==> flow/design.v <==
`timescale 1ns / 1ps
module bpm_from_interval(
    input [31:0] counter, 			   
	 input wire [7:0] default_bpm,   
    output wire [7:0] counted_bpm   
    );
	assign counted_bpm = (counter < 32'd23529 ) ? 254 :  
								(counter < 32'd23622 ) ? 253 :  
								(counter < 32'd23715 ) ? 252 :  
								(counter < 32'd23809 ) ? 251 : 
								(counter < 32'd23904 ) ? 250 :
								(counter < 32'd24000 ) ? 249 :
								(counter < 32'd24096 ) ? 248 :
								(counter < 32'd24193 ) ? 247 :
								(counter < 32'd24291 ) ? 246 :
								(counter < 32'd24390 ) ? 245 :
								(counter < 32'd24489 ) ? 244 :
								(counter < 32'd24590 ) ? 243 :
								(counter < 32'd24691 ) ? 242 :
								(counter < 32'd24793 ) ? 241 :
								(counter < 32'd24896 ) ? 240 :
								(counter < 32'd25000 ) ? 239 :
								(counter < 32'd25104 ) ? 238 :
								(counter < 32'd25210 ) ? 237 :
								(counter < 32'd25316 ) ? 236 :
								(counter < 32'd25423 ) ? 235 :
								(counter < 32'd25531 ) ? 234 :
								(counter < 32'd25641 ) ? 233 :
								(counter < 32'd25751 ) ? 232 :
								(counter < 32'd25862 ) ? 231 :
								(counter < 32'd25974 ) ? 230 :
								(counter < 32'd26086 ) ? 229 :
								(counter < 32'd26200 ) ? 228 :
								(counter < 32'd26315 ) ? 227 :
								(counter < 32'd26431 ) ? 226 :
								(counter < 32'd26548 ) ? 225 :
								(counter < 32'd26666 ) ? 224 :
								(counter < 32'd26785 ) ? 223 :
								(counter < 32'd26905 ) ? 222 :
								(counter < 32'd27027 ) ? 221 :
								(counter < 32'd27149 ) ? 220 :
								(counter < 32'd27272 ) ? 219 :
								(counter < 32'd27397 ) ? 218 :
								(counter < 32'd27522 ) ? 217 :
								(counter < 32'd27649 ) ? 216 :
								(counter < 32'd27777 ) ? 215 :
								(counter < 32'd27906 ) ? 214 :
								(counter < 32'd28037 ) ? 213 :
								(counter < 32'd28169 ) ? 212 :
								(counter < 32'd28301 ) ? 211 :
								(counter < 32'd28436 ) ? 210 :
								(counter < 32'd28571 ) ? 209 :
								(counter < 32'd28708 ) ? 208 :
								(counter < 32'd28846 ) ? 207 :
								(counter < 32'd28985 ) ? 206 :
								(counter < 32'd29126 ) ? 205 :
								(counter < 32'd29268 ) ? 204 :
								(counter < 32'd29411 ) ? 203 :
								(counter < 32'd29556 ) ? 202 :
								(counter < 32'd29702 ) ? 201 :
								(counter < 32'd29850 ) ? 200 :
								(counter < 32'd30000 ) ? 199 :
								(counter < 32'd30150 ) ? 198 :
								(counter < 32'd30303 ) ? 197 :
								(counter < 32'd30456 ) ? 196 :
								(counter < 32'd30612 ) ? 195 :
								(counter < 32'd30769 ) ? 194 :
								(counter < 32'd30927 ) ? 193 :
								(counter < 32'd31088 ) ? 192 :
								(counter < 32'd31250 ) ? 191 :
								(counter < 32'd31413 ) ? 190 :
								(counter < 32'd31578 ) ? 189 :
								(counter < 32'd31746 ) ? 188 :
								(counter < 32'd31914 ) ? 187 :
								(counter < 32'd32085 ) ? 186 :
								(counter < 32'd32258 ) ? 185 :
								(counter < 32'd32432 ) ? 184 :
								(counter < 32'd32608 ) ? 183 :
								(counter < 32'd32786 ) ? 182 :
								(counter < 32'd32967 ) ? 181 :
								(counter < 32'd33149 ) ? 180 :
								(counter < 32'd33333 ) ? 179 :
								(counter < 32'd33519 ) ? 178 :
								(counter < 32'd33707 ) ? 177 :
								(counter < 32'd33898 ) ? 176 :
								(counter < 32'd34090 ) ? 175 :
								(counter < 32'd34285 ) ? 174 :
								(counter < 32'd34482 ) ? 173 :
								(counter < 32'd34682 ) ? 172 :
								(counter < 32'd34883 ) ? 171 :
								(counter < 32'd35087 ) ? 170 :
								(counter < 32'd35294 ) ? 169 :
								(counter < 32'd35502 ) ? 168 :
								(counter < 32'd35714 ) ? 167 :
								(counter < 32'd35928 ) ? 166 :
								(counter < 32'd36144 ) ? 165 :
								(counter < 32'd36363 ) ? 164 :
								(counter < 32'd36585 ) ? 163 :
								(counter < 32'd36809 ) ? 162 :
								(counter < 32'd37037 ) ? 161 :
								(counter < 32'd37267 ) ? 160 :
								(counter < 32'd37500 ) ? 159 :
								(counter < 32'd37735 ) ? 158 :
								(counter < 32'd37974 ) ? 157 :
								(counter < 32'd38216 ) ? 156 :
								(counter < 32'd38461 ) ? 155 :
								(counter < 32'd38709 ) ? 154 :
								(counter < 32'd38961 ) ? 153 :
								(counter < 32'd39215 ) ? 152 :
								(counter < 32'd39473 ) ? 151 :
								(counter < 32'd39735 ) ? 150 :
								(counter < 32'd40000 ) ? 149 :
								(counter < 32'd40268 ) ? 148 :
								(counter < 32'd40540 ) ? 147 :
								(counter < 32'd40816 ) ? 146 :
								(counter < 32'd41095 ) ? 145 :
								(counter < 32'd41379 ) ? 144 :
								(counter < 32'd41666 ) ? 143 :
								(counter < 32'd41958 ) ? 142 :
								(counter < 32'd42253 ) ? 141 :
								(counter < 32'd42553 ) ? 140 :
								(counter < 32'd42857 ) ? 139 :
								(counter < 32'd43165 ) ? 138 :
								(counter < 32'd43478 ) ? 137 :
								(counter < 32'd43795 ) ? 136 :
								(counter < 32'd44117 ) ? 135 :
								(counter < 32'd44444 ) ? 134 :
								(counter < 32'd44776 ) ? 133 :
								(counter < 32'd45112 ) ? 132 :
								(counter < 32'd45454 ) ? 131 :
								(counter < 32'd45801 ) ? 130 :
								(counter < 32'd46153 ) ? 129 :
								(counter < 32'd46511 ) ? 128 :
								(counter < 32'd46875 ) ? 127 :
								(counter < 32'd47244 ) ? 126 :
								(counter < 32'd47619 ) ? 125 :
								(counter < 32'd48000 ) ? 124 :
								(counter < 32'd48387 ) ? 123 :
								(counter < 32'd48780 ) ? 122 :
								(counter < 32'd49180 ) ? 121 :
								(counter < 32'd49586 ) ? 120 :
								(counter < 32'd50000 ) ? 119 :
								(counter < 32'd50420 ) ? 118 :
								(counter < 32'd50847 ) ? 117 :
								(counter < 32'd51282 ) ? 116 :
								(counter < 32'd51724 ) ? 115 :
								(counter < 32'd52173 ) ? 114 :
								(counter < 32'd52631 ) ? 113 :
								(counter < 32'd53097 ) ? 112 :
								(counter < 32'd53571 ) ? 111 :
								(counter < 32'd54054 ) ? 110 :
								(counter < 32'd54545 ) ? 109 :
								(counter < 32'd55045 ) ? 108 :
								(counter < 32'd55555 ) ? 107 :
								(counter < 32'd56074 ) ? 106 :
								(counter < 32'd56603 ) ? 105 :
								(counter < 32'd57142 ) ? 104 :
								(counter < 32'd57692 ) ? 103 :
								(counter < 32'd58252 ) ? 102 :
								(counter < 32'd58823 ) ? 101 :
								(counter < 32'd59405 ) ? 100 :
								(counter < 32'd60000 ) ? 99 :
								(counter < 32'd60606 ) ? 98 :
								(counter < 32'd61224 ) ? 97 :
								(counter < 32'd61855 ) ? 96 :
								(counter < 32'd62500 ) ? 95 :
								(counter < 32'd63157 ) ? 94 :
								(counter < 32'd63829 ) ? 93 :
								(counter < 32'd64516 ) ? 92 :
								(counter < 32'd65217 ) ? 91 :
								(counter < 32'd65934 ) ? 90 :
								(counter < 32'd66666 ) ? 89 :
								(counter < 32'd67415 ) ? 88 :
								(counter < 32'd68181 ) ? 87 :
								(counter < 32'd68965 ) ? 86 :
								(counter < 32'd69767 ) ? 85 :
								(counter < 32'd70588 ) ? 84 :
								(counter < 32'd71428 ) ? 83 :
								(counter < 32'd72289 ) ? 82 :
								(counter < 32'd73170 ) ? 81 :
								(counter < 32'd74074 ) ? 80 :
								(counter < 32'd75000 ) ? 79 :
								(counter < 32'd75949 ) ? 78 :
								(counter < 32'd76923 ) ? 77 :
								(counter < 32'd77922 ) ? 76 :
								(counter < 32'd78947 ) ? 75 :
								(counter < 32'd80000 ) ? 74 :
								(counter < 32'd81081 ) ? 73 :
								(counter < 32'd82191 ) ? 72 :
								(counter < 32'd83333 ) ? 71 :
								(counter < 32'd84507 ) ? 70 :
								(counter < 32'd85714 ) ? 69 :
								(counter < 32'd86956 ) ? 68 :
								(counter < 32'd88235 ) ? 67 :
								(counter < 32'd89552 ) ? 66 :
								(counter < 32'd90909 ) ? 65 :
								(counter < 32'd92307 ) ? 64 :
								(counter < 32'd93750 ) ? 63 :
								(counter < 32'd95238 ) ? 62 :
								(counter < 32'd96774 ) ? 61 :
								(counter < 32'd98360 ) ? 60 :
								(counter < 32'd100000 ) ? 59 :
								(counter < 32'd101694 ) ? 58 :
								(counter < 32'd103448 ) ? 57 :
								(counter < 32'd105263 ) ? 56 :
								(counter < 32'd107142 ) ? 55 :
								(counter < 32'd109090 ) ? 54 :
								(counter < 32'd111111 ) ? 53 :
								(counter < 32'd113207 ) ? 52 :
								(counter < 32'd115384 ) ? 51 :
								(counter < 32'd117647 ) ? 50 :
								(counter < 32'd120000 ) ? 49 :
								(counter < 32'd122448 ) ? 48 :
								(counter < 32'd125000 ) ? 47 :
								(counter < 32'd127659 ) ? 46 :
								(counter < 32'd130434 ) ? 45 :
								(counter < 32'd133333 ) ? 44 :
								(counter < 32'd136363 ) ? 43 :
								(counter < 32'd139534 ) ? 42 :
								(counter < 32'd142857 ) ? 41 :
								(counter < 32'd146341 ) ? 40 :
								(counter < 32'd150000 ) ? 39 :
								(counter < 32'd153846 ) ? 38 :
								(counter < 32'd157894 ) ? 37 :
								(counter < 32'd162162 ) ? 36 :
								(counter < 32'd166666 ) ? 35 :
								(counter < 32'd171428 ) ? 34 :
								(counter < 32'd176470 ) ? 33 :
								(counter < 32'd181818 ) ? 32 :
								(counter < 32'd187500 ) ? 31 :
								(counter < 32'd193548 ) ? 30 : default_bpm;
endmodule
`timescale 1ns / 1ps
module bpmcalculator(
	 input wire clk,  		 	 	  
	 input wire rst,  		 	 	  
	 input wire tick,  		 	 	  
    input wire beat, 				  
	 input wire [7:0] default_bpm,  
    output wire [7:0] bpm_out  	  
    );
	parameter SMALLEST_ALLOWABLE_INTERVAL = 32'd23529;
	parameter LONGEST_ALLOWABLE_INTERVAL = 32'd200000;
	parameter STARTING_BPM = 8'd80; 
	reg [31:0] counter; 
	wire [7:0] counted_bpm; 
	reg [7:0] buffer[0:3]; 
	reg [1:0] oldest_index; 
	reg [9:0] bpm_sum; 
	reg prev_beat; 
	assign bpm_out = bpm_sum[9:2]; 
	bpm_from_interval bfi (
    .counter(counter), 
    .default_bpm(default_bpm), 
    .counted_bpm(counted_bpm)
    );
	always @(posedge clk) begin 
		if (rst) begin 
		bpm_sum <= STARTING_BPM*4; 
		buffer[0] <= STARTING_BPM; 
		buffer[1] <= STARTING_BPM; 
		buffer[2] <= STARTING_BPM; 
		buffer[3] <= STARTING_BPM; 
		counter <= 0; 
		oldest_index <= 0; 
		prev_beat <= 0; 
		end else if (!tick) begin 
		end else if ((counter > LONGEST_ALLOWABLE_INTERVAL) ||    
			 (beat && ~prev_beat && (counter >= SMALLEST_ALLOWABLE_INTERVAL)))   
		begin 
			bpm_sum <= bpm_sum + ({2'b00, counted_bpm} - {2'b00, buffer[oldest_index]}); 
			buffer[oldest_index] <= counted_bpm; 
			oldest_index <= (oldest_index == 3) ? 2'd0 : oldest_index+2'd1; 
			prev_beat <= 1; 
			counter <= 0; 
		end else begin 
			counter <= counter + 1; 
			prev_beat <= beat; 
		end 
	end
endmodule
`timescale 1ns / 1ps
module beatmaker(
	 input clk,
	 input rst,
    input signed [15:0] accel,
    output reg beat
    );
	reg signed [15:0] prev_accel; 
	always @(posedge clk) begin 
		if (rst) begin
			beat <= 0; 
			prev_accel <= 0; 
		end else if ( (accel > 10000 && prev_accel < 10000) || (accel < 10000 && prev_accel > 10000) ) begin
			beat <= ~beat;
			prev_accel <= accel;
		end else begin
			prev_accel <= accel;
		end
	end
endmodule
module BPM_lut(lookup, scaler);
	input [7:0] lookup;
	output [19:0] scaler;
	assign scaler =(lookup == 8'd1)   ? 10000 :
						(lookup == 8'd2)   ? 5000  :
						(lookup == 8'd3)   ? 3333  :
						(lookup == 8'd4)   ? 2500  :
						(lookup == 8'd5)   ? 2000  :
						(lookup == 8'd6)   ? 1667  :
						(lookup == 8'd7)   ? 1429  :
						(lookup == 8'd8)   ? 1250  :
						(lookup == 8'd9)   ? 1111  :
						(lookup == 8'd10)  ? 1000  :
						(lookup == 8'd11)  ? 909   :
						(lookup == 8'd12)  ? 833   : 
						(lookup == 8'd13)  ? 769   :
						(lookup == 8'd14)  ? 714   : 
						(lookup == 8'd15)  ? 667   :
						(lookup == 8'd16)  ? 625   :
						(lookup == 8'd17)  ? 588 :
						(lookup == 8'd18)  ? 556 :
						(lookup == 8'd19)  ? 526 : 
						(lookup == 8'd20)  ? 500 :
						(lookup == 8'd21)  ? 476 : 
						(lookup == 8'd22)  ? 455 :
						(lookup == 8'd23)  ? 435 :
						(lookup == 8'd24)  ? 417 :
						(lookup == 8'd25)  ? 400 :
						(lookup == 8'd26)  ? 385 :
						(lookup == 8'd27)  ? 370 :
						(lookup == 8'd28)  ? 357 :
						(lookup == 8'd29)  ? 345 :
						(lookup == 8'd30)  ? 333 : 
						(lookup == 8'd31)  ? 323 : 
						(lookup == 8'd32)  ? 313 :
						(lookup == 8'd33)  ? 303 :
						(lookup == 8'd34)  ? 294 :
						(lookup == 8'd35)  ? 286 :
						(lookup == 8'd36)  ? 278 :
						(lookup == 8'd37)  ? 270 :
						(lookup == 8'd38)  ? 263 :
						(lookup == 8'd39)  ? 256 :
						(lookup == 8'd40)  ? 250 :
						(lookup == 8'd41)  ? 244 :
						(lookup == 8'd42)  ? 238 :
						(lookup == 8'd43)  ? 233 :
						(lookup == 8'd44)  ? 227 :
						(lookup == 8'd45)  ? 222 :
						(lookup == 8'd46)  ? 217 :
						(lookup == 8'd47)  ? 213 :
						(lookup == 8'd48)  ? 208 :
						(lookup == 8'd49)  ? 204 :
						(lookup == 8'd50)  ? 200 :
						(lookup == 8'd51)  ? 196 :
						(lookup == 8'd52)  ? 192 : 
						(lookup == 8'd53)  ? 189 :
						(lookup == 8'd54)  ? 185 : 
						(lookup == 8'd55)  ? 182 :
						(lookup == 8'd56)  ? 179 :
						(lookup == 8'd57)  ? 175 : 
						(lookup == 8'd58)  ? 172 :
						(lookup == 8'd59)  ? 169 :
						(lookup == 8'd60)  ? 167 :
						(lookup == 8'd61)  ? 164 :
						(lookup == 8'd62)  ? 161 :
						(lookup == 8'd63)  ? 159 :
						(lookup == 8'd64)  ? 156 :
						(lookup == 8'd65)  ? 154 :
						(lookup == 8'd66)  ? 152 :
						(lookup == 8'd67)  ? 149 :
						(lookup == 8'd68)  ? 147 :
						(lookup == 8'd69)  ? 145 :
						(lookup == 8'd70)  ? 143 :
						(lookup == 8'd71)  ? 141 :
						(lookup == 8'd72)  ? 139 :
						(lookup == 8'd73)  ? 137 :
						(lookup == 8'd74)  ? 135 :
						(lookup == 8'd75)  ? 133 :
						(lookup == 8'd76)  ? 132 :
						(lookup == 8'd77)  ? 130 :
						(lookup == 8'd78)  ? 128 :
						(lookup == 8'd79)  ? 127 :
						(lookup == 8'd80)  ? 125 :
						(lookup == 8'd81)  ? 123 :
						(lookup == 8'd82)  ? 122 :
						(lookup == 8'd83)  ? 120 :
						(lookup == 8'd84)  ? 119 :
						(lookup == 8'd85)  ? 118 :
						(lookup == 8'd86)  ? 116 :
						(lookup == 8'd87)  ? 115 :
						(lookup == 8'd88)  ? 114 :
						(lookup == 8'd89)  ? 112 :
						(lookup == 8'd90)  ? 111 :
						(lookup == 8'd91)  ? 110 :
						(lookup == 8'd92)  ? 109 :
						(lookup == 8'd93)  ? 108 :
						(lookup == 8'd94)  ? 106 :
						(lookup == 8'd95)  ? 105 :
						(lookup == 8'd96)  ? 104 : 
						(lookup == 8'd97)  ? 103 :
						(lookup == 8'd98)  ? 102 :
						(lookup == 8'd99)  ? 101 :
						(lookup == 8'd100) ? 100 :
						(lookup == 8'd101) ? 99 : 
						(lookup == 8'd102) ? 98 :
						(lookup == 8'd103) ? 97 :
						(lookup == 8'd104) ? 96 :
						(lookup == 8'd105) ? 95 :
						(lookup == 8'd106) ? 94 :
						(lookup == 8'd107) ? 93 :
						(lookup == 8'd108) ? 93 :
						(lookup == 8'd109) ? 92 :
						(lookup == 8'd110) ? 91 :
						(lookup == 8'd111) ? 90 :
						(lookup == 8'd112) ? 89 :
						(lookup == 8'd113) ? 89 :
						(lookup == 8'd114) ? 88 :
						(lookup == 8'd115) ? 87 :
						(lookup == 8'd116) ? 86 :
						(lookup == 8'd117) ? 85 :
						(lookup == 8'd118) ? 85 :
						(lookup == 8'd119) ? 84 :
						(lookup == 8'd120) ? 83 :
						(lookup == 8'd121) ? 83 :
						(lookup == 8'd122) ? 82 :
						(lookup == 8'd123) ? 81 :
						(lookup == 8'd124) ? 81 :
						(lookup == 8'd125) ? 80 :
						(lookup == 8'd126) ? 79 :
						(lookup == 8'd127) ? 79 :
						(lookup == 8'd128) ? 78 :
						(lookup == 8'd129) ? 78 :
						(lookup == 8'd130) ? 77 :
						(lookup == 8'd131) ? 76 :
						(lookup == 8'd132) ? 76 :
						(lookup == 8'd133) ? 75 :
						(lookup == 8'd134) ? 75 :
						(lookup == 8'd135) ? 74 :
						(lookup == 8'd136) ? 74 :
						(lookup == 8'd137) ? 73 :
						(lookup == 8'd138) ? 72 :
						(lookup == 8'd139) ? 72 : 
						(lookup == 8'd140) ? 71 :
						(lookup == 8'd141) ? 71 :
						(lookup == 8'd142) ? 70 :
						(lookup == 8'd143) ? 70 :
						(lookup == 8'd144) ? 69 :
						(lookup == 8'd145) ? 69 :
						(lookup == 8'd146) ? 68 :
						(lookup == 8'd147) ? 68 :
						(lookup == 8'd148) ? 68 :
						(lookup == 8'd149) ? 67 :
						(lookup == 8'd150) ? 67 :
						(lookup == 8'd151) ? 66 :
						(lookup == 8'd152) ? 66 :
						(lookup == 8'd153) ? 65 :
						(lookup == 8'd154) ? 65 :
						(lookup == 8'd155) ? 65 :
						(lookup == 8'd156) ? 64 :
						(lookup == 8'd157) ? 64 :
						(lookup == 8'd158) ? 63 :
						(lookup == 8'd159) ? 63 :
						(lookup == 8'd160) ? 63 :
						(lookup == 8'd161) ? 62 :
						(lookup == 8'd162) ? 62 :
						(lookup == 8'd163) ? 61 :
						(lookup == 8'd164) ? 61 :
						(lookup == 8'd165) ? 61 : 
						(lookup == 8'd166) ? 60 :
						(lookup == 8'd167) ? 60 :
						(lookup == 8'd168) ? 60 :
						(lookup == 8'd169) ? 59 :
						(lookup == 8'd170) ? 59 :
						(lookup == 8'd171) ? 58 :
						(lookup == 8'd172) ? 58 :
						(lookup == 8'd173) ? 58 :
						(lookup == 8'd174) ? 57 :
						(lookup == 8'd175) ? 57 :
						(lookup == 8'd176) ? 57 :
						(lookup == 8'd177) ? 57 :
						(lookup == 8'd178) ? 56 :
						(lookup == 8'd179) ? 56 :
						(lookup == 8'd180) ? 56 :
						(lookup == 8'd181) ? 55 :
						(lookup == 8'd182) ? 55 :
						(lookup == 8'd183) ? 55 :
						(lookup == 8'd184) ? 54 :
						(lookup == 8'd185) ? 54 :
						(lookup == 8'd186) ? 54 :
						(lookup == 8'd187) ? 53 :
						(lookup == 8'd188) ? 53 :
						(lookup == 8'd189) ? 53 :
						(lookup == 8'd190) ? 53 :
						(lookup == 8'd191) ? 52 :
						(lookup == 8'd192) ? 52 :
						(lookup == 8'd193) ? 52 :
						(lookup == 8'd194) ? 52 :
						(lookup == 8'd195) ? 51 : 
						(lookup == 8'd196) ? 51 :
						(lookup == 8'd197) ? 51 :
						(lookup == 8'd198) ? 51 :
						(lookup == 8'd199) ? 50 :
						(lookup == 8'd200) ? 50 :
						(lookup == 8'd201) ? 50 :
						(lookup == 8'd202) ? 50 :
						(lookup == 8'd203) ? 49 :
						(lookup == 8'd204) ? 49 :
						(lookup == 8'd205) ? 49 :
						(lookup == 8'd206) ? 49 :
						(lookup == 8'd207) ? 48 :
						(lookup == 8'd208) ? 48 :
						(lookup == 8'd209) ? 48 :
						(lookup == 8'd210) ? 48 :
						(lookup == 8'd211) ? 47 :
						(lookup == 8'd212) ? 47 :
						(lookup == 8'd213) ? 47 :
						(lookup == 8'd214) ? 47 :
						(lookup == 8'd215) ? 47 :
						(lookup == 8'd216) ? 46 :
						(lookup == 8'd217) ? 46 :
						(lookup == 8'd218) ? 46 :
						(lookup == 8'd219) ? 46 :
						(lookup == 8'd220) ? 45 :
						(lookup == 8'd221) ? 45 : 
						(lookup == 8'd222) ? 45 :
						(lookup == 8'd223) ? 45 :
						(lookup == 8'd224) ? 45 :
						(lookup == 8'd225) ? 44 :
						(lookup == 8'd226) ? 44 :
						(lookup == 8'd227) ? 44 :
						(lookup == 8'd228) ? 44 :
						(lookup == 8'd229) ? 44 :
						(lookup == 8'd230) ? 43 :
						(lookup == 8'd231) ? 43 :
						(lookup == 8'd232) ? 43 :
						(lookup == 8'd233) ? 43 :
						(lookup == 8'd234) ? 43 :
						(lookup == 8'd235) ? 43 :
						(lookup == 8'd236) ? 42 :
						(lookup == 8'd237) ? 42 :
						(lookup == 8'd238) ? 42 :
						(lookup == 8'd239) ? 42 :
						(lookup == 8'd240) ? 42 :
						(lookup == 8'd241) ? 41 :
						(lookup == 8'd242) ? 41 :
						(lookup == 8'd243) ? 41 :
						(lookup == 8'd244) ? 41 :
						(lookup == 8'd245) ? 41 :
						(lookup == 8'd246) ? 41 :
						(lookup == 8'd247) ? 40 :
						(lookup == 8'd248) ? 40 : 
						(lookup == 8'd249) ? 40 :
						(lookup == 8'd250) ? 40 :
						(lookup == 8'd251) ? 40 :
						(lookup == 8'd252) ? 40 :
						(lookup == 8'd253) ? 40 :
						(lookup == 8'd254) ? 39 :
						(lookup == 8'd255) ? 39 :
						  20'hFFFFF;
endmodule
module BPM_prescaler(CLK, RST, TICK, BPM, slowCLK, slowRise);
	input CLK;
	input RST;
	input TICK;	 
	output slowRise;	 
	input [7:0] BPM;
	output reg slowCLK;
	wire [19:0] scaler;
	BPM_lut U1 (BPM, scaler);
	reg [19:0] counter;  
	wire [19:0] counter_inc = counter + 20'd1;
	assign slowRise = !RST && TICK && !slowCLK && (counter_inc >= scaler/2);
	always @ (posedge CLK) begin
		if (RST) begin
			counter <= 0;
			slowCLK <= 0;
		end else if (TICK) begin
		counter <= counter_inc;
		if (counter_inc >= scaler/2) begin
			counter <= 0;
			slowCLK <= ~slowCLK;
		end
		end
	end
endmodule
module  duration_lut (input [3:0] lookup, output [15:0] duration);
	parameter
		BREVE     			= 16'd48000,		 
		SEMIBREVE			= 16'd24000,		 
		DOTTED_MINIM		= 16'd18000,		 
		MINIM					= 16'd12000,		 
		DOTTED_CROTCHET	= 16'd9000,			 
		CROTCHET 			= 16'd6000,			 
		DOTTED_QUAVER 		= 16'd4500,			 
		QUAVER  				= 16'd3000,			 
		TUPLET				= 16'd2000,			 
		SEMIQUAVER			= 16'd1500,			 
		UNDEF					= 16'd1000;			 
	assign duration = (lookup == 4'd1)  ? SEMIQUAVER 	   :
						   (lookup == 4'd2)  ? TUPLET			   :
							(lookup == 4'd3)  ? QUAVER			   :
							(lookup == 4'd4)  ? DOTTED_QUAVER   :
							(lookup == 4'd5)  ? CROTCHET		   :
							(lookup == 4'd6)  ? DOTTED_CROTCHET :
							(lookup == 4'd7)  ? MINIM			   :
							(lookup == 4'd8)  ? DOTTED_MINIM	   :
							(lookup == 4'd9)  ? SEMIBREVE		   :
							(lookup == 4'd10) ? BREVE			   :
							    UNDEF			   ;
endmodule
module timing_controller (CLK, RST, TICK, BPM, MODE, NOTE, START, EN, DONE);
	input 				 CLK; 	 
	input 				 RST; 	 
	input 				 TICK; 	 
	input [1:0]		   MODE;		 
	input [3:0]			NOTE;		 
	input 			  START;     
	input [7:0] 	 	 BPM;		 
	output reg 			  EN;		 
	wire [15:0]	  DURATION;		 
	output reg 			DONE;		 
	reg [15:0] counter;
	parameter
		NORMAL   = 2'b00,
		STACCATO = 2'b01,
		SLURRED  = 2'b10,
		BPM_COMM = 2'b11;
	duration_lut dur_lut_blk (NOTE[3:0],  DURATION);
	wire slowCLK, slowRise;
	BPM_prescaler bpm_pre_blk (CLK, RST, TICK, BPM, slowCLK, slowRise);
	always @ (posedge CLK) begin
		if (RST) begin
			EN 	  <= 1;
			counter <= 0;
			DONE 	  <= 0;
		end else if (slowRise && START) begin
			DONE <= 0;
			counter <= counter + 1;
			case (MODE) 
				NORMAL  : begin if (counter <= DURATION/128*125) EN <= 1; else EN <= 0; end
				STACCATO: begin if (counter <= DURATION/128*102) EN <= 1; else EN <= 0; end
				SLURRED : begin if (counter <= DURATION)         EN <= 1; end
			endcase
			if (counter == DURATION) begin
				counter <= 0;
				DONE <= 1;
			end
		end
	end
endmodule
module sin_lut (input [5:0] lookup, output [7:0] value);
	assign value = (lookup == 6'd0)  ? 128 :
						(lookup == 6'd1)  ? 140 :
						(lookup == 6'd2)  ? 152 :
						(lookup == 6'd3)  ? 165 :
						(lookup == 6'd4)  ? 176 :
						(lookup == 6'd5)  ? 188 :
						(lookup == 6'd6)  ? 198 :
						(lookup == 6'd7)  ? 208 :
						(lookup == 6'd8)  ? 218 :
						(lookup == 6'd9)  ? 226 :
						(lookup == 6'd10) ? 234 :
						(lookup == 6'd11) ? 240 :
						(lookup == 6'd12) ? 245 :
						(lookup == 6'd13) ? 250 :
						(lookup == 6'd14) ? 253 :
						(lookup == 6'd15) ? 254 :
						(lookup == 6'd16) ? 255 :
						(lookup == 6'd17) ? 254 :
						(lookup == 6'd18) ? 253 :
						(lookup == 6'd19) ? 250 :
						(lookup == 6'd20) ? 245 :
						(lookup == 6'd21) ? 240 :
						(lookup == 6'd22) ? 234 :
						(lookup == 6'd23) ? 226 :
						(lookup == 6'd24) ? 218 :
						(lookup == 6'd25) ? 208 :
						(lookup == 6'd26) ? 198 :
						(lookup == 6'd27) ? 188 :
						(lookup == 6'd28) ? 176 : 
						(lookup == 6'd29) ? 165 : 
						(lookup == 6'd30) ? 152 :
						(lookup == 6'd31) ? 140 :
						(lookup == 6'd32) ? 128 :
						(lookup == 6'd33) ? 115 :
						(lookup == 6'd34) ? 103 :
						(lookup == 6'd35) ? 90  :
						(lookup == 6'd36) ? 79  :
						(lookup == 6'd37) ? 67  :
						(lookup == 6'd38) ? 57  : 
						(lookup == 6'd39) ? 47  :
						(lookup == 6'd40) ? 37  :
						(lookup == 6'd41) ? 29  :
						(lookup == 6'd42) ? 21  :
						(lookup == 6'd43) ? 15  :
						(lookup == 6'd44) ? 10  :
						(lookup == 6'd45) ? 5   :
						(lookup == 6'd46) ? 2   :
						(lookup == 6'd47) ? 1   :
						(lookup == 6'd48) ? 0   :
						(lookup == 6'd49) ? 1   :
						(lookup == 6'd50) ? 2   : 
						(lookup == 6'd51) ? 5   :
						(lookup == 6'd52) ? 10  :
						(lookup == 6'd53) ? 15  :
						(lookup == 6'd54) ? 21  :
						(lookup == 6'd55) ? 29  :
						(lookup == 6'd56) ? 37  :
						(lookup == 6'd57) ? 47  :
						(lookup == 6'd58) ? 57  :
						(lookup == 6'd59) ? 67  :
						(lookup == 6'd60) ? 79  : 
						(lookup == 6'd61) ? 90  : 
						(lookup == 6'd62) ? 103 :
						(lookup == 6'd63) ? 115 :
						  0  ;
endmodule
module tone_lut64 (input [5:0] tone, output [13:0] sixty_fourth_period);
	parameter
				REST= 14'd1000,	 
				C3  = 14'd11945,
				C3S = 14'd11275,
				D3  = 14'd10642,
				D3S = 14'd10045,
				E3  = 14'd9481,
				F3  = 14'd8949,
				F3S = 14'd8446,
				G3  = 14'd7972,
				G3S = 14'd7525,
				A3  = 14'd7103,
				A3S = 14'd6704,
				B3  = 14'd6328,
				C4  = 14'd5973,
				C4S = 14'd5638,
				D4  = 14'd5321,
				D4S = 14'd5022,
				E4  = 14'd4741,
				F4  = 14'd4475,
				F4S = 14'd4223,
				G4  = 14'd3986,
				G4S = 14'd3763,
				A4  = 14'd3552,
				A4S = 14'd3352,
				B4  = 14'd3164,
				C5  = 14'd2987,
				C5S = 14'd2819,
				D5  = 14'd2661,
				D5S = 14'd2511,
				E5  = 14'd2370,
				F5  = 14'd2237,
				F5S = 14'd2112,
				G5  = 14'd1993,
				G5S = 14'd1882,
				A5  = 14'd1776,
				A5S = 14'd1676,
				B5  = 14'd1582,
				C6  = 14'd1493,
				C6S = 14'd1410,
				D6  = 14'd1331,
				D6S = 14'd1256,
				E6  = 14'd1185,
				F6  = 14'd1119,
				F6S = 14'd1056,
				G6  = 14'd997,
				G6S = 14'd941,
				A6  = 14'd888,
				A6S = 14'd838,
				B6  = 14'd791;
	assign sixty_fourth_period =
										(tone == 6'd0)  ? REST:
									   (tone == 6'd1)  ? C3  :
									   (tone == 6'd2)  ? C3S :
									   (tone == 6'd3)  ? D3  :
										(tone == 6'd4)  ? D3S :
										(tone == 6'd5)  ? E3  :
										(tone == 6'd6)  ? F3  :
										(tone == 6'd7)  ? F3S :
										(tone == 6'd8)  ? G3  :
										(tone == 6'd9)  ? G3S :
										(tone == 6'd10)  ? A3  :
										(tone == 6'd11) ? A3S :
										(tone == 6'd12) ? B3  :
										(tone == 6'd13) ? C4  :
										(tone == 6'd14) ? C4S :
										(tone == 6'd15) ? D4  :
										(tone == 6'd16) ? D4S :
										(tone == 6'd17) ? E4  :
										(tone == 6'd18) ? F4  :
										(tone == 6'd19) ? F4S :
										(tone == 6'd20) ? G4  :
										(tone == 6'd21) ? G4S :
										(tone == 6'd22) ? A4  :
										(tone == 6'd23) ? A4S :
										(tone == 6'd24) ? B4  :
										(tone == 6'd25) ? C5  :
										(tone == 6'd26) ? C5S :
										(tone == 6'd27) ? D5  :
										(tone == 6'd28) ? D5S :
										(tone == 6'd29) ? E5  :
										(tone == 6'd30) ? F5  :
										(tone == 6'd31) ? F5S :
										(tone == 6'd32) ? G5  :
										(tone == 6'd33) ? G5S :
										(tone == 6'd34) ? A5  :
										(tone == 6'd35) ? A5S :
										(tone == 6'd36) ? B5  :
										(tone == 6'd37) ? C6  :
										(tone == 6'd38) ? C6S :
										(tone == 6'd39) ? D6  :
										(tone == 6'd40) ? D6S :
										(tone == 6'd41) ? E6  :
										(tone == 6'd42) ? F6  :
										(tone == 6'd43) ? F6S :
										(tone == 6'd44) ? G6  :
										(tone == 6'd45) ? G6S :
										(tone == 6'd46) ? A6  :
										(tone == 6'd47) ? A6S :
										(tone == 6'd48) ? B6  :
										   0 ;
endmodule
module pwm (input CLK, input RST, input [7:0] duty, input [3:0] VOL, output P);
	reg [11:0] counter;
	reg [11:0] latched_comp;
	assign P = (counter[11:0] < latched_comp) ? 1 : 0;
	always @ (posedge CLK) begin
		if (RST) begin
		counter <= 0;
		latched_comp <= 0;
		end else begin
		counter <= counter + 1;
		if (counter == 12'hFFF) begin
			latched_comp <= VOL*duty;
		end
		end
	end	
endmodule
module tone(CLK, RST, TONE, EN, VOL, P);
	input 				 CLK;		 
	input 				 RST;		 
	input 		[5:0] TONE; 	 
	input					  EN;		 
	input			[3:0]  VOL;		 
	output 					P;		 
	reg [5:0] lookup_value;		 
	wire [13:0] 	 period;			 
	wire [7:0] 	  duty_cmp;
	reg [13:0] 		counter;			 
	parameter TONE_MAX = 6'd48;
	pwm pwm_block (CLK, RST, duty_cmp, VOL, P);
	tone_lut64 tone_lut_block (TONE, period);
	sin_lut sin_lut_block (lookup_value, duty_cmp);
	parameter counter_max = 14'd11945;
	always @(posedge CLK) begin
		if (RST) begin
			counter <= 0;
			lookup_value <= 0;
		end else if (EN && (VOL != 4'h0) && (TONE != 6'd0 && TONE <= TONE_MAX)) begin
			counter <= counter + 1;
			if (counter > counter_max) counter <= 0;
			if (counter >= period) begin
				counter <= 14'd0;
				lookup_value <= lookup_value + 1;
			end	
		end
	end
endmodule
module byte_to_BCD(input [7:0] bin, output reg [11:0] BCD);
   reg [19:0] shift;
   integer i;
   always @(*)
   begin
      shift[19:8] = 0;
      shift[7:0] = bin;
      for (i=0; i<8; i=i+1) begin
         if (shift[11:8] >= 5)
            shift[11:8] = shift[11:8] + 3;
         if (shift[15:12] >= 5)
            shift[15:12] = shift[15:12] + 3;
         if (shift[19:16] >= 5)
            shift[19:16] = shift[19:16] + 3;
         shift = shift << 1;
      end
		BCD[11:0] = shift[19:8];
   end
endmodule
module bcdtoseg(nLT, nRBI, A3, A2, A1, A0, nBI,
				nRBO, nA, nB, nC, nD, nE, nF, nG);
	input  nLT, nRBI, A3, A2, A1, A0, nBI;
	output nRBO, nA, nB, nC, nD, nE, nF, nG;
	wire  [3:0] SEGIN;
	reg   [6:0] nSEGOUT;
	assign   SEGIN[3] = A3;
	assign   SEGIN[2] = A2;
	assign   SEGIN[1] = A1;
	assign   SEGIN[0] = A0;
	assign   nA = nSEGOUT[6];
	assign   nB = nSEGOUT[5];
	assign   nC = nSEGOUT[4];
	assign   nD = nSEGOUT[3];
	assign   nE = nSEGOUT[2];
	assign   nF = nSEGOUT[1];
	assign   nG = nSEGOUT[0];
	assign nRBO = ~(~nBI || (~nRBI && (SEGIN == 4'd0) && nLT));
	always @ (nRBO or nLT or SEGIN) begin
		if (~nRBO) begin
			nSEGOUT = ~7'b0000000; 
		end else if (~nLT) begin
			nSEGOUT = ~7'b1111111; 
		end else begin 
			case (SEGIN)
				4'd0:     nSEGOUT = ~7'b1111110; 
				4'd1:     nSEGOUT = ~7'b0110000;
				4'd2:     nSEGOUT = ~7'b1101101;
				4'd3:     nSEGOUT = ~7'b1111001;
				4'd4:     nSEGOUT = ~7'b0110011;
				4'd5:     nSEGOUT = ~7'b1011011;
				4'd6:     nSEGOUT = ~7'b1011111;
				4'd7:     nSEGOUT = ~7'b1110000;
				4'd8:     nSEGOUT = ~7'b1111111;
				4'd9:     nSEGOUT = ~7'b1111011;
				4'hF:		 nSEGOUT = ~7'b1100111;	 
				default:  nSEGOUT = ~7'b0000000;
			endcase
		end
	end
endmodule
module display(CLK, RST, BPM, PLAY, SEGA, SEGD);
	input 			CLK;		 
	input 			RST;		 
	input [7:0]		BPM;		 
	input 		  PLAY;		 
	output reg [3:0] 	SEGA; 		 
	output [7:0] 	SEGD; 		    
	wire [11:0] BCD;
	reg [3:0]			CURRENT_DIG; 
	byte_to_BCD btb_blk (BPM, BCD);
	bcdtoseg seg_disp_blk (1'b1, 1'b1, CURRENT_DIG[3], CURRENT_DIG[2], CURRENT_DIG[1], CURRENT_DIG[0], 1'b1,  
				, SEGD[7], SEGD[6], SEGD[5], SEGD[4], SEGD[3], SEGD[2], SEGD[1]);
	assign SEGD[0] = 1;
	reg [16:0] waveCount;
	wire [16:0] waveNext = waveCount + 17'd1;
	parameter
		KHZ_WAVE = 17'd100000,  
		DISP_D0  = ~4'b0001,
		DISP_D1  = ~4'b0010,
		DISP_D2  = ~4'b0100,
		DISP_D3  = ~4'b1000,
		DISP_OFF = ~4'b0000;
	always @(posedge CLK) begin
		if (RST) begin
		waveCount <= 0;
		SEGA <= ~4'h0;
		CURRENT_DIG[3:0] <= 4'h0;
		end else begin
		waveCount <= waveNext;
	if (waveNext < KHZ_WAVE/4) begin
			if (~PLAY)  begin
				SEGA <= DISP_D0;
				CURRENT_DIG <= 4'hF;
			end else begin
				SEGA <= DISP_OFF;
				CURRENT_DIG <= 4'd0;
			end
		end else if (waveNext < KHZ_WAVE/2) begin
			SEGA <= DISP_D1;
			CURRENT_DIG <= BCD[11:8];
		end else if (waveNext < KHZ_WAVE*3/4) begin
			SEGA <= DISP_D2;
			CURRENT_DIG <= BCD[7:4];
		end else if (waveNext < KHZ_WAVE)begin
			SEGA <= DISP_D3;
			CURRENT_DIG <= BCD[3:0];		
		end else 
			waveCount <= 0;
		end
	end
endmodule
`timescale 1ns / 1ps
module double_thermometer(
    input signed [15:0] accel,
    output wire [7:0] out
    );
	 assign out = 	(accel == 16'd0)     ? 8'b00011000 :
						(accel < -16'd24576) ? 8'b10000000 : 
						(accel < -16'd16384) ? 8'b01000000 : 
						(accel < -16'd8192 ) ? 8'b00100000 : 
						(accel <  16'd0    ) ? 8'b00010000 : 
						(accel <  16'd8192 ) ? 8'b00001000 : 
						(accel <  16'd16384) ? 8'b00000100 : 
						(accel <  16'd24576) ? 8'b00000010 : 8'b00000001;
endmodule
`timescale 1ns / 1ps
module audio_core(
	input clk,          
	input rst,          
	input tick,         
	input tick_1m,      
	input [15:0] accel_z,     
	input accel_valid,        
	output wire beat,   
	output [7:0] LED,   
	input PB_PLY, 	     
	input [3:0]  VOL,	  
	output P,		     
	output [3:0] SEGA,  
	output [7:0] SEGD,  
	output [7:0] BPM,   
	input [15:0] DATA,	  
	output note_req,      
	output song_end       
	);
	parameter
		NORMAL   = 2'b00,
		STACCATO = 2'b01,
		SLURRED  = 2'b10,
		BPM_COMM = 2'b11;
	reg [15:0] accel_out;        
	wire  [1:0] MODE;    
	wire  [3:0] NOTE;	   
	wire  [5:0] TONE;	   
	wire        DONE;   
	wire 	  END_SONG;
	wire 			  EN;
	reg PLAY;
	wire [7:0] DEFAULT_BPM = 8'd80;  
	reg LATCH_PB_PLY;      
	always @(posedge clk) begin
		if (rst) begin
			PLAY <= 0;
			LATCH_PB_PLY <= 0;
		end else begin
			if (PB_PLY && ~LATCH_PB_PLY)
				PLAY <= ~PLAY;
			LATCH_PB_PLY <= PB_PLY;
		end
	end
	always @ (posedge clk) begin
		if (rst)
			accel_out <= 0;
		else if (accel_valid)
			accel_out <= accel_z; 
	end
	assign MODE 	 = (DATA[15:14] == BPM_COMM) ? NORMAL :  DATA[15:14];
	assign NOTE 	 = (DATA[15:14] == BPM_COMM) ? 4'b0	 :  DATA[3:0];
	assign TONE 	 = DATA[13:8];
	assign END_SONG = PLAY && (DATA[15:14] == BPM_COMM) && (DATA[7:0] == 0);
	assign song_end = END_SONG;
	assign note_req = DONE & PLAY;
	double_thermometer LED_display (
		.accel(accel_out), 
		.out(LED)
		);
	beatmaker bm (
		 .clk(clk), 
		 .rst(rst),
		 .accel(accel_out), 
		 .beat(beat)
		 );
	bpmcalculator bpmcalc (
		.clk(clk), 
		.rst(rst),
		.tick(tick),
		.beat(beat), 
		.default_bpm(DEFAULT_BPM),
		.bpm_out(BPM)
	);
	timing_controller timing_ctrl_blk (clk, rst, tick_1m, BPM, MODE, NOTE, PLAY, EN, DONE);
	display  disp_blk (clk, rst, BPM, PLAY, SEGA, SEGD);
	tone     tone_blk (clk, rst, TONE, EN & PLAY ,VOL, P);
endmodule
From RTL to reports: audio_core
Tool output for the design above, in the order of the flow.
Lines are those of the file above, counted from 1.
Library cell names are shortened.
{ "inputs": {"top_module": "audio_core", "clk_port": "clk", "cell_library": "sky130hd", "corner": "tt_025C_1v80"} }

Word-level counts
Counts by Yosys on the flattened word-level netlist (proc, flatten, opt, wreduce; memories kept). Print and check cells are left out. Cells with the same type and inputs are merged into one.
Memory sizes are those after Yosys's memory passes, which may raise the word count (mostly to a power of two), join words into wider ones and drop unused or constant bits.
{ "bits": {"reg_bits": 188, "mem_bits_rw": 32, "mem_bits_ro": 112, "mem_count": 2, "out_inout_bits": 32, "word_cells": 1419} }
{ "classes": {"n_addsub": 28, "multipliers": 3, "cmp": 268, "equal": 383, "muxes": 675, "bitwise": 7, "reduce_logical": 32} }
{ "memory_table": {"columns": ["name", "size", "word_bits", "line_no", "source"], "rows": [
  ["(no name shown)", 16, 7, 911, "case (SEGIN)"],
  ["bpmcalc.buffer", 4, 8, 247, "reg [7:0] buffer[0:3];"]
]} }
{ "op_table": {"columns": ["operator", "n"], "rows": [
  ["two-way mux 20 bit", 256],
  ["less-than comparator 32 x 16 -> 1 bit (second input constant)", 92],
  ["less-than comparator 32 x 15 -> 1 bit (second input constant)", 72],
  ["less-than comparator 32 x 17 -> 1 bit (second input constant)", 46],
  ["two-way mux 8 bit", 171],
  ["equality test 8 bit (second input constant)", 128],
  ["two-way mux 7 bit", 129],
  ["equality test 8 x 7 -> 1 bit (second input constant)", 64],
  ["less-than comparator 32 x 18 -> 1 bit (second input constant)", 15],
  ["two-way mux 14 bit", 26],
  ["equality test 6 bit (second input constant)", 49],
  ["equality test 8 x 6 -> 1 bit (second input constant)", 32],
  ["equality test 6 x 5 -> 1 bit (second input constant)", 32],
  ["two-way mux 16 bit", 11],
  ["two-way mux 11 bit", 12],
  ["equality test 8 x 5 -> 1 bit (second input constant)", 16],
  ["multiplier 9 x 7 -> 16 bit (second input constant)", 1],
  ["two-way mux 4 bit", 25],
  ["equality test 6 x 4 -> 1 bit (second input constant)", 16],
  ["two-way mux 12 bit", 8],
  ["multiplier 9 x 6 -> 15 bit (second input constant)", 1],
  ["two-way mux 17 bit", 4],
  ["less-than comparator 16 x 15 -> 1 bit (second input constant)", 4],
  ["less-or-equal comparator 16 x 32 -> 1 bit", 2],
  ["equality test 8 x 4 -> 1 bit (second input constant)", 8],
  [">= comparator 4 x 3 -> 1 bit (second input constant)", 15],
  ["two-way mux 10 bit", 5],
  ["less-than comparator 16 bit (second input constant)", 3]
]} }
Other operator kinds: 64; their cells: 153.

Depth
Longest topological path by Yosys (ltp), each cell counted once; first at word level (registers and memories cut), then after technology mapping (sequential cells cut; the memories' decode and read muxes count).
{ "logic_depth": {"ltp_word": 260, "ABC_AREA": 0, "depth_mapped": 33, "depth_no_buf": 32} }

Netlist
Yosys stat after the flow's synthesis: flattened, memories mapped to cells. It holds for the ABC_AREA given above (unset counts as 0); a run with the other value may have another netlist.
The area totals of this step are shown rounded.
{ "mapped": {"mapped_cells": 3930, "yosys_area_um2": 28110, "seqArea_um2": 4905, "flip_flops": 229, "n_buf": 296} }
{ "types": {"columns": ["type", "n"], "rows": [
  ["dfxtp_1", 197],
  ["ha_1", 223],
  ["a21oi_1", 367],
  ["o21ai_0", 340],
  ["nor2_1", 410],
  ["nand2_1", 334],
  ["fa_1", 50],
  ["edfxtp_1", 32],
  ["clkbuf_1", 214],
  ["xnor2_1", 79],
  ["inv_1", 183],
  ["nand3_1", 114],
  ["nor3_1", 93],
  ["nand2b_1", 73],
  ["nor2b_1", 72],
  ["xor2_1", 51],
  ["a21o_1", 58],
  ["mux2i_1", 40]
]} }
Other cell types: 94; their cells: 1000.
The figures by module come from a second, unflattened synthesis with its own total; it is not the netlist above.
{ "hier_totals": {"hier_cells": 4109, "area_unflattened_um2": 30050} }
Each row is one instance without its submodules.
{ "modules": {"columns": ["mod", "instances", "cells", "area_um2", "mod_seq_area_um2"], "rows": [
  ["bpm_from_interval", 1, 1107, 6186, 0.0],
  ["bpmcalculator", 1, 446, 4358, 1902],
  ["timing_controller", 1, 491, 4268, 360.3],
  ["BPM_lut", 1, 522, 3054, 0.0],
  ["pwm", 1, 252, 2105, 480.5],
  ["BPM_prescaler", 1, 233, 1785, 420.4],
  ["display", 1, 205, 1782, 500.5],
  ["tone", 1, 168, 1379, 400.4],
  ["tone_lut64", 1, 168, 1151, 0.0],
  ["byte_to_BCD", 1, 151, 1076, 0.0],
  ["sin_lut", 1, 126, 823.3, 0.0],
  ["audio_core", 1, 72, 714.4, 360.3],
  ["beatmaker", 1, 61, 679.4, 340.3],
  ["bcdtoseg", 1, 41, 296.5, 0.0]
]} }
Modules not listed: 2.

Worst setup path after synthesis
OpenSTA on the mapped netlist: ideal clock, no wires. The path of least setup slack (recovery checks aside). Input and output delay are each 20% of the period. Register names are those of the netlist, which keeps one name where synthesis merged equal registers.
{ "synth_timing": {"kind": "input port to flip-flop", "from": "input DATA[0]", "to": "register timing_ctrl_blk.EN", "period_ns": 10.0, "setup_ns": 0.122, "arrival_ns": 7.723, "t_required_ns": 9.878, "path_slack_ns": 2.154, "delay_ns": 5.845, "driving_pins": 27, "path_buffers": 1, "period_less_setup_slack_ns": 7.846} }
"delay_ns" is the arrival time less input delay plus setup time.
"driving_pins": output pins that drive a net of the path, with the launching flip-flop's if there is one; two outputs of one cell count as two.
"period_less_setup_slack_ns" = period - worst setup slack (recovery checks aside). The figure is calculated, with input and output delays left at 20% of the set period.
Between the ends stands the longest chain of elaborated cells between them, by number of cells; it is not shown to be the way that was timed. Of several equally long chains one is given.
A line is the first line of the expression or statement that the cell stems from. Yosys adds cells for indexed reads and writes and turns some case tables into memories.
At most two assigning lines are given for a register; there are more.
{ "synth_between": {"path_cell_list": "clkbuf_1 nor2_1 nand2_1 a211oi_1 inv_1 fa_1 fa_1 inv_1 fa_1 inv_1 fa_1 ha_1 o21ai_0 a21oi_1 o21ai_0 a21oi_1 o21ai_0 a21oi_1 o21a_1 nor2_1 o21ai_0 xnor2_1 ha_1 nand4_1 or3_1 a21oi_1 o31ai_1", "elab_chain_cells": 16, "cone_cells": 32, "lines_between": 15, "cone_classes": "mul (2); compare (3); eq/ne (11); mux (15); reduce/logical (1)"} }
{ "synth_rtl": {"columns": ["item", "line_no", "source"], "rows": [
  ["start: declaration", 1009, "input [15:0] DATA,"],
  ["two-way mux 4 bit", 1045, "assign NOTE = (DATA[15:14] == BPM_COMM) ? 4'b0 : DATA[3:0];"],
  ["equality test 4 bit", 609, "(lookup == 4'd10) ? BREVE :"],
  ["two-way mux 16 bit", 609, null],
  ["two-way mux 16 bit", 608, "(lookup == 4'd9) ? SEMIBREVE :"],
  ["two-way mux 16 bit", 607, "(lookup == 4'd8) ? DOTTED_MINIM :"],
  ["two-way mux 16 bit", 606, "(lookup == 4'd7) ? MINIM :"],
  ["two-way mux 16 bit", 605, "(lookup == 4'd6) ? DOTTED_CROTCHET :"],
  ["[... 2 more ...]", null, null],
  ["two-way mux 16 bit", 602, "(lookup == 4'd3) ? QUAVER :"],
  ["two-way mux 16 bit", 601, "(lookup == 4'd2) ? TUPLET :"],
  ["two-way mux 16 bit", 600, "assign duration = (lookup == 4'd1) ? SEMIQUAVER :"],
  ["multiplier 9 x 6 -> 15 bit", 642, "STACCATO: begin if (counter <= DURATION/128*102) EN <= 1; else EN <= 0; end"],
  ["less-or-equal comparator 16 x 32 -> 1 bit", 642, null],
  ["two-way mux 1 bit", 642, null],
  ["case mux 1 bit (select 3 bit)", 640, "case (MODE)"],
  ["end: assignment", 641, "NORMAL : begin if (counter <= DURATION/128*125) EN <= 1; else EN <= 0; end"],
  ["end: assignment", 642, null],
  ["end: declaration", 620, "output reg EN;"]
]} }

Path in the finished layout
Path of least setup slack in the final report of flow run 1 (OpenROAD, finished layout, wires in). Where an end is a register, its clock arrival counts in the times.
{ "layout_timing": {"kind": "flip-flop to flip-flop", "from": "register bpmcalc.counter[1]", "to": "register bpmcalc.bpm_sum[9]", "period_ns": 10.0, "setup_ns": 0.07, "arrival_ns": 9.97, "t_required_ns": 10.54, "path_slack_ns": 0.56, "driving_pins": 28, "path_buffers": 0} }
Between the ends stands the longest chain of elaborated cells between them, by number of cells; it is not shown to be the way that was timed. Of several equally long chains one is given.
At most two assigning lines are given for a register; there are more.
{ "layout_between": {"path_cell_list": "dfxtp_1 inv_1 ha_1 nand2b_1 and2_0 a31oi_1 o31a_1 a2111oi_0 a311o_1 a211oi_1 a211o_1 nand4_1 and3_1 ha_1 a21oi_1 o21ai_0 a21oi_1 o21bai_1 xor2_1 ha_1 inv_1 o21bai_1 a21oi_1 o21bai_1 a21oi_1 xor2_1 or3_1 a21oi_1", "elab_chain_cells": 228, "cone_cells": 457, "lines_between": 228, "cone_classes": "add/sub (2); compare (227); mux (225); reduce/logical (3)"} }
{ "layout_rtl": {"columns": ["item", "line_no", "source"], "rows": [
  ["start: declaration", 245, "reg [31:0] counter;"],
  ["start: assignment", 264, "counter <= 0;"],
  ["start: assignment", 277, "counter <= counter + 1;"],
  ["less-than comparator 32 x 18 -> 1 bit", 231, "(counter < 32'd193548 ) ? 30 : default_bpm;"],
  ["two-way mux 7 bit", 231, null],
  ["two-way mux 7 bit", 230, "(counter < 32'd187500 ) ? 31 :"],
  ["two-way mux 7 bit", 229, "(counter < 32'd181818 ) ? 32 :"],
  ["two-way mux 7 bit", 228, "(counter < 32'd176470 ) ? 33 :"],
  ["two-way mux 7 bit", 227, "(counter < 32'd171428 ) ? 34 :"],
  ["two-way mux 7 bit", 226, "(counter < 32'd166666 ) ? 35 :"],
  ["[... 214 more ...]", null, null],
  ["two-way mux 8 bit", 11, "(counter < 32'd23904 ) ? 250 :"],
  ["two-way mux 8 bit", 10, "(counter < 32'd23809 ) ? 251 :"],
  ["two-way mux 8 bit", 9, "(counter < 32'd23715 ) ? 252 :"],
  ["two-way mux 8 bit", 8, "(counter < 32'd23622 ) ? 253 :"],
  ["two-way mux 8 bit", 7, "assign counted_bpm = (counter < 32'd23529 ) ? 254 :"],
  ["subtractor 8 x 8 -> 9 bit", 271, "bpm_sum <= bpm_sum + ({2'b00, counted_bpm} - {2'b00, buffer[oldest_index]});"],
  ["adder 10 bit", 271, null],
  ["end: assignment", 259, "bpm_sum <= STARTING_BPM*4;"],
  ["end: assignment", 271, null],
  ["end: declaration", 249, "reg [9:0] bpm_sum;"]
]} }

Add stored flow runs of audio_core

audio_core through Yosys and OpenROAD on sky130hd: 2 stored runs, unordered, with their settings and measured results. The constraints put input and output delay at 20% of the set period each and load the outputs with 0.01 pF.
"period_reached_ns" means the clock period less the worst setup slack. The figure is calculated, with input and output delays left at 20% of the set period.
"worst_path_ns" = time allowed to the worst setup path (clock period - input delay - output delay, where it has them) - its slack; a late launch clock adds to it, a late capture clock takes from it.
Values from the reports are rounded here.
[
  {
    "run": "flow run 1",
    "settings": { "CAP_MARGIN": 35, "CELL_PAD_IN_SITES_DETAIL_PLACEMENT": 2, "period_ns": 10.0, "CORE_MARGIN": 2, "CORE_UTILIZATION": 40, "SLEW_MARGIN": 20 },
    "results": { "worst_path_ns": 9.44, "worstPathKind": "flip-flop to flip-flop", "setup_worst_slack_ns": 0.565, "period_reached_ns": 9.435, "die_um2": 72410, "hold_worst_slack_ns": 0.485, "util_frac": 0.44, "synthesis_area_um2": 28110 }
  },
  {
    "run": "flow run 2",
    "settings": { "ABC_AREA": 1, "CAP_MARGIN": 15, "CELL_PAD_IN_SITES_DETAIL_PLACEMENT": 2, "CELL_PAD_IN_SITES_GLOBAL_PLACEMENT": 3, "CTS_CLUSTER_DIAMETER": 77, "GPL_ROUTABILITY_DRIVEN": 1, "MAX_ROUTING_LAYER": "met4", "SETUP_SLACK_MARGIN": -0.5, "TNS_END_PERCENT": 55, "period_ns": 5.7, "CORE_MARGIN": 2, "CORE_UTILIZATION": 40, "SLEW_MARGIN": 20 },
    "outcome": "did not finish, placement stopped with GPL-0301"
  }
]
